==> flow/design.v <==
module ALU_STAGE (
  input clock_in,
  input [31:0] a_in,
  input [31:0] b_in,
  input [3:0] uop_in,
  output [31:0] result_out
);
reg [31:0] a_q;
reg [31:0] b_q;
reg [3:0] uop_q;
reg [31:0] result_q;
wire [31:0] alu_result;
ALU #(.DATA_WIDTH(32)) alu0 (
  .a_data_in(a_q),
  .b_data_in(b_q),
  .uop_in(uop_q),
  .result_out(alu_result)
);
always @(posedge clock_in) begin
  a_q <= a_in;
  b_q <= b_in;
  uop_q <= uop_in;
  result_q <= alu_result;
end
assign result_out = result_q;
endmodule

module ALU
  #(parameter DATA_WIDTH = 32)(
    input [DATA_WIDTH-1:0]  a_data_in,  
    input [DATA_WIDTH-1:0]  b_data_in,  
    input [3:0]             uop_in,
    output reg [DATA_WIDTH-1:0] result_out
);
always@(*) begin
  case(uop_in)
    4'b0000: result_out = a_data_in + b_data_in;
    4'b0001: result_out = a_data_in - b_data_in;
    4'b0010: result_out = a_data_in|b_data_in;
    4'b0011: result_out = a_data_in&b_data_in;
    4'b0100: result_out = a_data_in^b_data_in;
    4'b1000: result_out = a_data_in;
    4'b1001: result_out = b_data_in;
    4'b1010: result_out = ($signed(a_data_in)<$signed(b_data_in))?32'd1:32'd0;
    4'b1011: result_out = (a_data_in<b_data_in)?32'd1:32'd0;
    4'b1101: result_out = $signed(a_data_in) >>> b_data_in[4:0];
    4'b1110: result_out = a_data_in >> b_data_in[4:0];
    4'b1111: result_out = a_data_in << b_data_in[4:0];
    default: result_out = 32'h00000000;
  endcase
end
endmodule
Step by step through the tools: ALU_STAGE. The steps from the RTL of ALU_STAGE to its reports follow in flow order. Line numbers count from 1 in the design file above. Operators: Yosys type, input widths -> output width; for muxes data width and select width s. Cell names lack the library's common part. The mark -- stands for no value.

Top module: ALU_STAGE. Clock port: clock_in. Cell library: sky130hd. Corner: tt_025C_1v80.

Elaborated design. Source: Yosys, flattened and elaborated, memories not mapped. Widths are those after wreduce; folded enables and synchronous resets count as part of the registers. Registers that Yosys merges into a memory's read port (data or address) are not register bits. Print and check cells do not count.

Add/subtract/negate cells: 2. The figure for order comparisons is 2. For eq/ne operators the number is 11. Under shift-type cells stands 3. For multiplexer cells the number is 3. The figure for bitwise operators is 3. Reductions and logical operators: 1.

Operator list (number): $pmux 32 s12 (1); $lt 32x32->1 (2); $add 32x32->32 (1); $sub 32x32->32 (1); $and 32x32->32 (1); $or 32x32->32 (1); $xor 32x32->32 (1); $shl 32x5->32 (1); $shr 32x5->32 (1); $sshr 32x5->32 (1); $eq 4x4->1 const B (7); $eq 4x2->1 const B (2); $eq 4x1->1 const B (1); $eq 4x3->1 const B (1); $logic_not 4->1 (1); $mux 1 (2).

The figure for register bits after elaboration is 100.

Longest topological paths. Yosys ltp: most cells in a row. Word level: on the elaborated netlist, between registers, memories and ports. Mapped: between sequential cells and ports; inverters and the memories' decode and read muxes count.

The figure for depth after elaboration is 3. For ABC_AREA the number is 0. Depth in mapped cells: 16. The figure for mapped depth without buffers is 13.

Netlist. Source: synth_stat.txt of the flow (Yosys; design flattened, memories mapped). It holds for the ABC_AREA given above (unset counts as 0); a run with the other value may have another netlist. The area totals of this step are shown rounded.

Cells in the netlist: 1425. Chip area (Yosys): 10820 um^2. For mapped flip-flops the number is 100.

Cell types (number): dfxtp_1 (100); ha_1 (99); mux4_2 (43); nor2_1 (177); o21ai_0 (131); a21oi_1 (111); nand2_1 (119); mux2i_1 (38); inv_1 (86); clkbuf_1 (76); a22oi_1 (31); a221oi_1 (26); a211oi_1 (22); a21o_1 (20); nor3_1 (29); nand3_1 (26); o211ai_1 (15); mux2_2 (8).

Not listed: further types 71, cells in them 268. The figures by module come from a second, unflattened synthesis with its own total; it is not the netlist above.

For cells (unflattened synthesis) the number is 1354. Under area total of the unflattened synthesis stands 10760 um^2.

Rows give one instance, submodules left out.

Modules: ALU (DATA_WIDTH=32) (times used 1, cells 1254, area 8757 um^2, sequential area 0.0 um^2); ALU_STAGE (times used 1, cells 100, area 2002 um^2, sequential area 2002 um^2).

Timing after synthesis. Path of least setup slack by OpenSTA after synthesis, without wires, with an ideal clock, recovery checks aside; 20% of the period is set as input and as output delay. Where synthesis merged equal registers, the netlist keeps one of their names.

Path type: register to register. Start point: register b_q[2]. End point: register result_q[26]. Period: 4.0 ns. The figure for library setup time is 0.120 ns. Data arrival time: 4.246 ns. The entry for setup slack reads -0.366 ns. The entry for path delay reads 4.366 ns. The entry for stages reads 17. The figure for buffers on the path is 4. Synthesis period reached: 4.366 ns.

"path delay" = arrival - input delay + setup time. "stages" counts driving pins, that of a launching flip-flop among them; a cell with two outputs on the path counts twice. "synthesis period reached" is the clock period less the worst setup slack; recovery checks do not enter. This is arithmetic on one report: input and output delays are still those of the set period (20% each). Between the ends stands the longest chain of elaborated cells between them, by number of cells; it is not shown to be the way that was timed. Of several equally long chains one is given. A line is the first line of the expression or statement that the cell stems from. Yosys adds cells for indexed reads and writes and turns some case tables into memories.

Path through: dfxtp_1 > clkbuf_1 > inv_2 > buf_1 > clkbuf_1 > buf_1 > ha_1 > a21o_1 > a221oi_4 > a21oi_2 > a311o_1 > a31oi_4 > o221ai_2 > o21ai_2 > o41ai_1 > a221o_1 > a211o_1. Under cells in the longest elaborated chain stands 2. For elaborated cells between the ends (all ways) the number is 6. The entry for RTL lines with such cells reads 6. Classes of those cells: add/sub: 2; shift: 3; mux: 1.

Ends and longest elaborated chain, post-synthesis: from (decl) (line 9) `reg [31:0] b_q;`; from (assign) (line 21) `b_q <= b_in;`; $sub 32x32->32 (line 38) `4'b0001: result_out = a_data_in - b_data_in;`; $pmux 32 s12 (line 36) `case(uop_in)`; to (assign) (line 23) `result_q <= alu_result;`; to (decl) (line 11) `reg [31:0] result_q;`.

Worst path after layout. Path of least setup slack in the final report of run 2 (OpenROAD, finished layout, wires in). Where an end is a register, its clock arrival counts in the times.

Path type: register to register. Start point: register a_q[2]. End point: register result_q[30]. Period: 4.0 ns. The figure for library setup time is 0.09 ns. Data arrival time: 3.89 ns. The entry for setup slack reads 0.39 ns. The entry for stages reads 13. The figure for buffers on the path is 0.

Path through: dfxtp_1 > inv_1 > ha_1 > nor2_1 > o311ai_1 > a31oi_1 > a32oi_1 > and4_1 > nor2_1 > a211o_1 > o41ai_1 > mux2i_1 > o21ai_1.

Ends and longest elaborated chain, after layout: from (decl) (line 8) `reg [31:0] a_q;`; from (assign) (line 20) `a_q <= a_in;`; to (assign) (line 23) `result_q <= alu_result;`; to (decl) (line 11) `reg [31:0] result_q;`.

Chain of elaborated cells between the ends: none given.

Memo
Re: implementation data of ALU_STAGE

Below are 4 stored runs of the flow (Yosys, OpenROAD; platform sky130hd) on ALU_STAGE, each with its settings and what was measured, unordered. Constraints: input delay and output delay 20% of the set period each, output load 0.01 pF. "total design power" is the tool's figure for a default switching activity; nothing was simulated. Values from the reports are rounded here.

Files of run 1:
==> flow/run.sh <==
#!/bin/bash
# the make line also repeats the synthesis and layout settings of config.mk as NAME=value (left out here)
make -C /OpenROAD-flow-scripts/flow DESIGN_CONFIG=/design/flow/config.mk WORK_HOME=/design/flow/orfs CLKGATE_MAP_FILE= finish
==> flow/config.mk <==
export PLATFORM = sky130hd
export DESIGN_NAME = ALU_STAGE
export DESIGN_NICKNAME = ALU_STAGE
export VERILOG_FILES = /design/flow/design.v
export SDC_FILE = /design/flow/constraint.sdc
export NUM_CORES = 4
export LEC_CHECK = 0
export ABC_AREA = 0
export CAP_MARGIN = 35
export CELL_PAD_IN_SITES_DETAIL_PLACEMENT = 2
export CORE_ASPECT_RATIO = 1.36
export CORE_MARGIN = 10
export CORE_UTILIZATION = 44
export CTS_CLUSTER_SIZE = 86
export GPL_ROUTABILITY_DRIVEN = 0
export MIN_ROUTING_LAYER = met2
export PLACE_DENSITY_LB_ADDON = 0.15
export SETUP_SLACK_MARGIN = 0.14
export SLEW_MARGIN = 30
export TNS_END_PERCENT = 45
==> flow/constraint.sdc <==
create_clock -name core_clock -period 2.14 [get_ports {clock_in}]
set_input_delay 0.4280 -clock core_clock [delete_from_list [all_inputs] [get_ports {clock_in}]]
set_output_delay 0.4280 -clock core_clock [all_outputs]
set_load 0.01 [all_outputs]

Outcome of run 1: stopped before the end: placement reported a tool error.

Files of run 2:
==> flow/run.sh <==
#!/bin/bash
# the make line also repeats the synthesis and layout settings of config.mk as NAME=value (left out here)
make -C /OpenROAD-flow-scripts/flow DESIGN_CONFIG=/design/flow/config.mk WORK_HOME=/design/flow/orfs CLKGATE_MAP_FILE= finish
==> flow/config.mk <==
export PLATFORM = sky130hd
export DESIGN_NAME = ALU_STAGE
export DESIGN_NICKNAME = ALU_STAGE
export VERILOG_FILES = /design/flow/design.v
export SDC_FILE = /design/flow/constraint.sdc
export NUM_CORES = 4
export LEC_CHECK = 0
export CAP_MARGIN = 20
export CORE_MARGIN = 2
export CORE_UTILIZATION = 40
export SLEW_MARGIN = 20
==> flow/constraint.sdc <==
create_clock -name core_clock -period 4.0 [get_ports {clock_in}]
set_input_delay 0.8000 -clock core_clock [delete_from_list [all_inputs] [get_ports {clock_in}]]
set_output_delay 0.8000 -clock core_clock [all_outputs]
set_load 0.01 [all_outputs]

Results of run 2. The die outline area comes to 28370 um^2. For the final utilization the run shows 0.472. For the final setup TNS the run shows 0.000 ns. The netlist area reported by Yosys stands at 10820 um^2. The setup slack of the critical path comes to 0.390 ns. The standard-cell area of the final layout stands at 12610 um^2. The worst hold slack in the final report reads 0.578 ns. The total design power comes to 3519 µW.

Files of run 3:
==> flow/run.sh <==
#!/bin/bash
# the make line also repeats the synthesis and layout settings of config.mk as NAME=value (left out here)
make -C /OpenROAD-flow-scripts/flow DESIGN_CONFIG=/design/flow/config.mk WORK_HOME=/design/flow/orfs CLKGATE_MAP_FILE= finish
==> flow/config.mk <==
export PLATFORM = sky130hd
export DESIGN_NAME = ALU_STAGE
export DESIGN_NICKNAME = ALU_STAGE
export VERILOG_FILES = /design/flow/design.v
export SDC_FILE = /design/flow/constraint.sdc
export NUM_CORES = 4
export LEC_CHECK = 0
export ABC_AREA = 1
export CAP_MARGIN = 35
export CELL_PAD_IN_SITES_DETAIL_PLACEMENT = 2
export CORE_MARGIN = 10
export CORE_UTILIZATION = 44
export CTS_CLUSTER_SIZE = 86
export MIN_ROUTING_LAYER = met1
export SETUP_SLACK_MARGIN = 0.12
export SLEW_MARGIN = 20
export TNS_END_PERCENT = 45
==> flow/constraint.sdc <==
create_clock -name core_clock -period 2.14 [get_ports {clock_in}]
set_input_delay 0.4280 -clock core_clock [delete_from_list [all_inputs] [get_ports {clock_in}]]
set_output_delay 0.4280 -clock core_clock [all_outputs]
set_load 0.01 [all_outputs]

Outcome of run 3: stopped before the end: placement reported DPL-0033.

Files of run 4:
==> flow/run.sh <==
#!/bin/bash
# the make line also repeats the synthesis and layout settings of config.mk as NAME=value (left out here)
make -C /OpenROAD-flow-scripts/flow DESIGN_CONFIG=/design/flow/config.mk WORK_HOME=/design/flow/orfs CLKGATE_MAP_FILE= finish
==> flow/config.mk <==
export PLATFORM = sky130hd
export DESIGN_NAME = ALU_STAGE
export DESIGN_NICKNAME = ALU_STAGE
export VERILOG_FILES = /design/flow/design.v
export SDC_FILE = /design/flow/constraint.sdc
export NUM_CORES = 4
export LEC_CHECK = 0
export ABC_AREA = 0
export CAP_MARGIN = 35
export CELL_PAD_IN_SITES_DETAIL_PLACEMENT = 2
export CORE_MARGIN = 10
export CORE_UTILIZATION = 44
export CTS_CLUSTER_SIZE = 86
export MIN_ROUTING_LAYER = met1
export SLEW_MARGIN = 20
export TNS_END_PERCENT = 45
==> flow/constraint.sdc <==
create_clock -name core_clock -period 2.14 [get_ports {clock_in}]
set_input_delay 0.4280 -clock core_clock [delete_from_list [all_inputs] [get_ports {clock_in}]]
set_output_delay 0.4280 -clock core_clock [all_outputs]
set_load 0.01 [all_outputs]

Outcome of run 4: stopped before the end: placement reported DPL-0033.
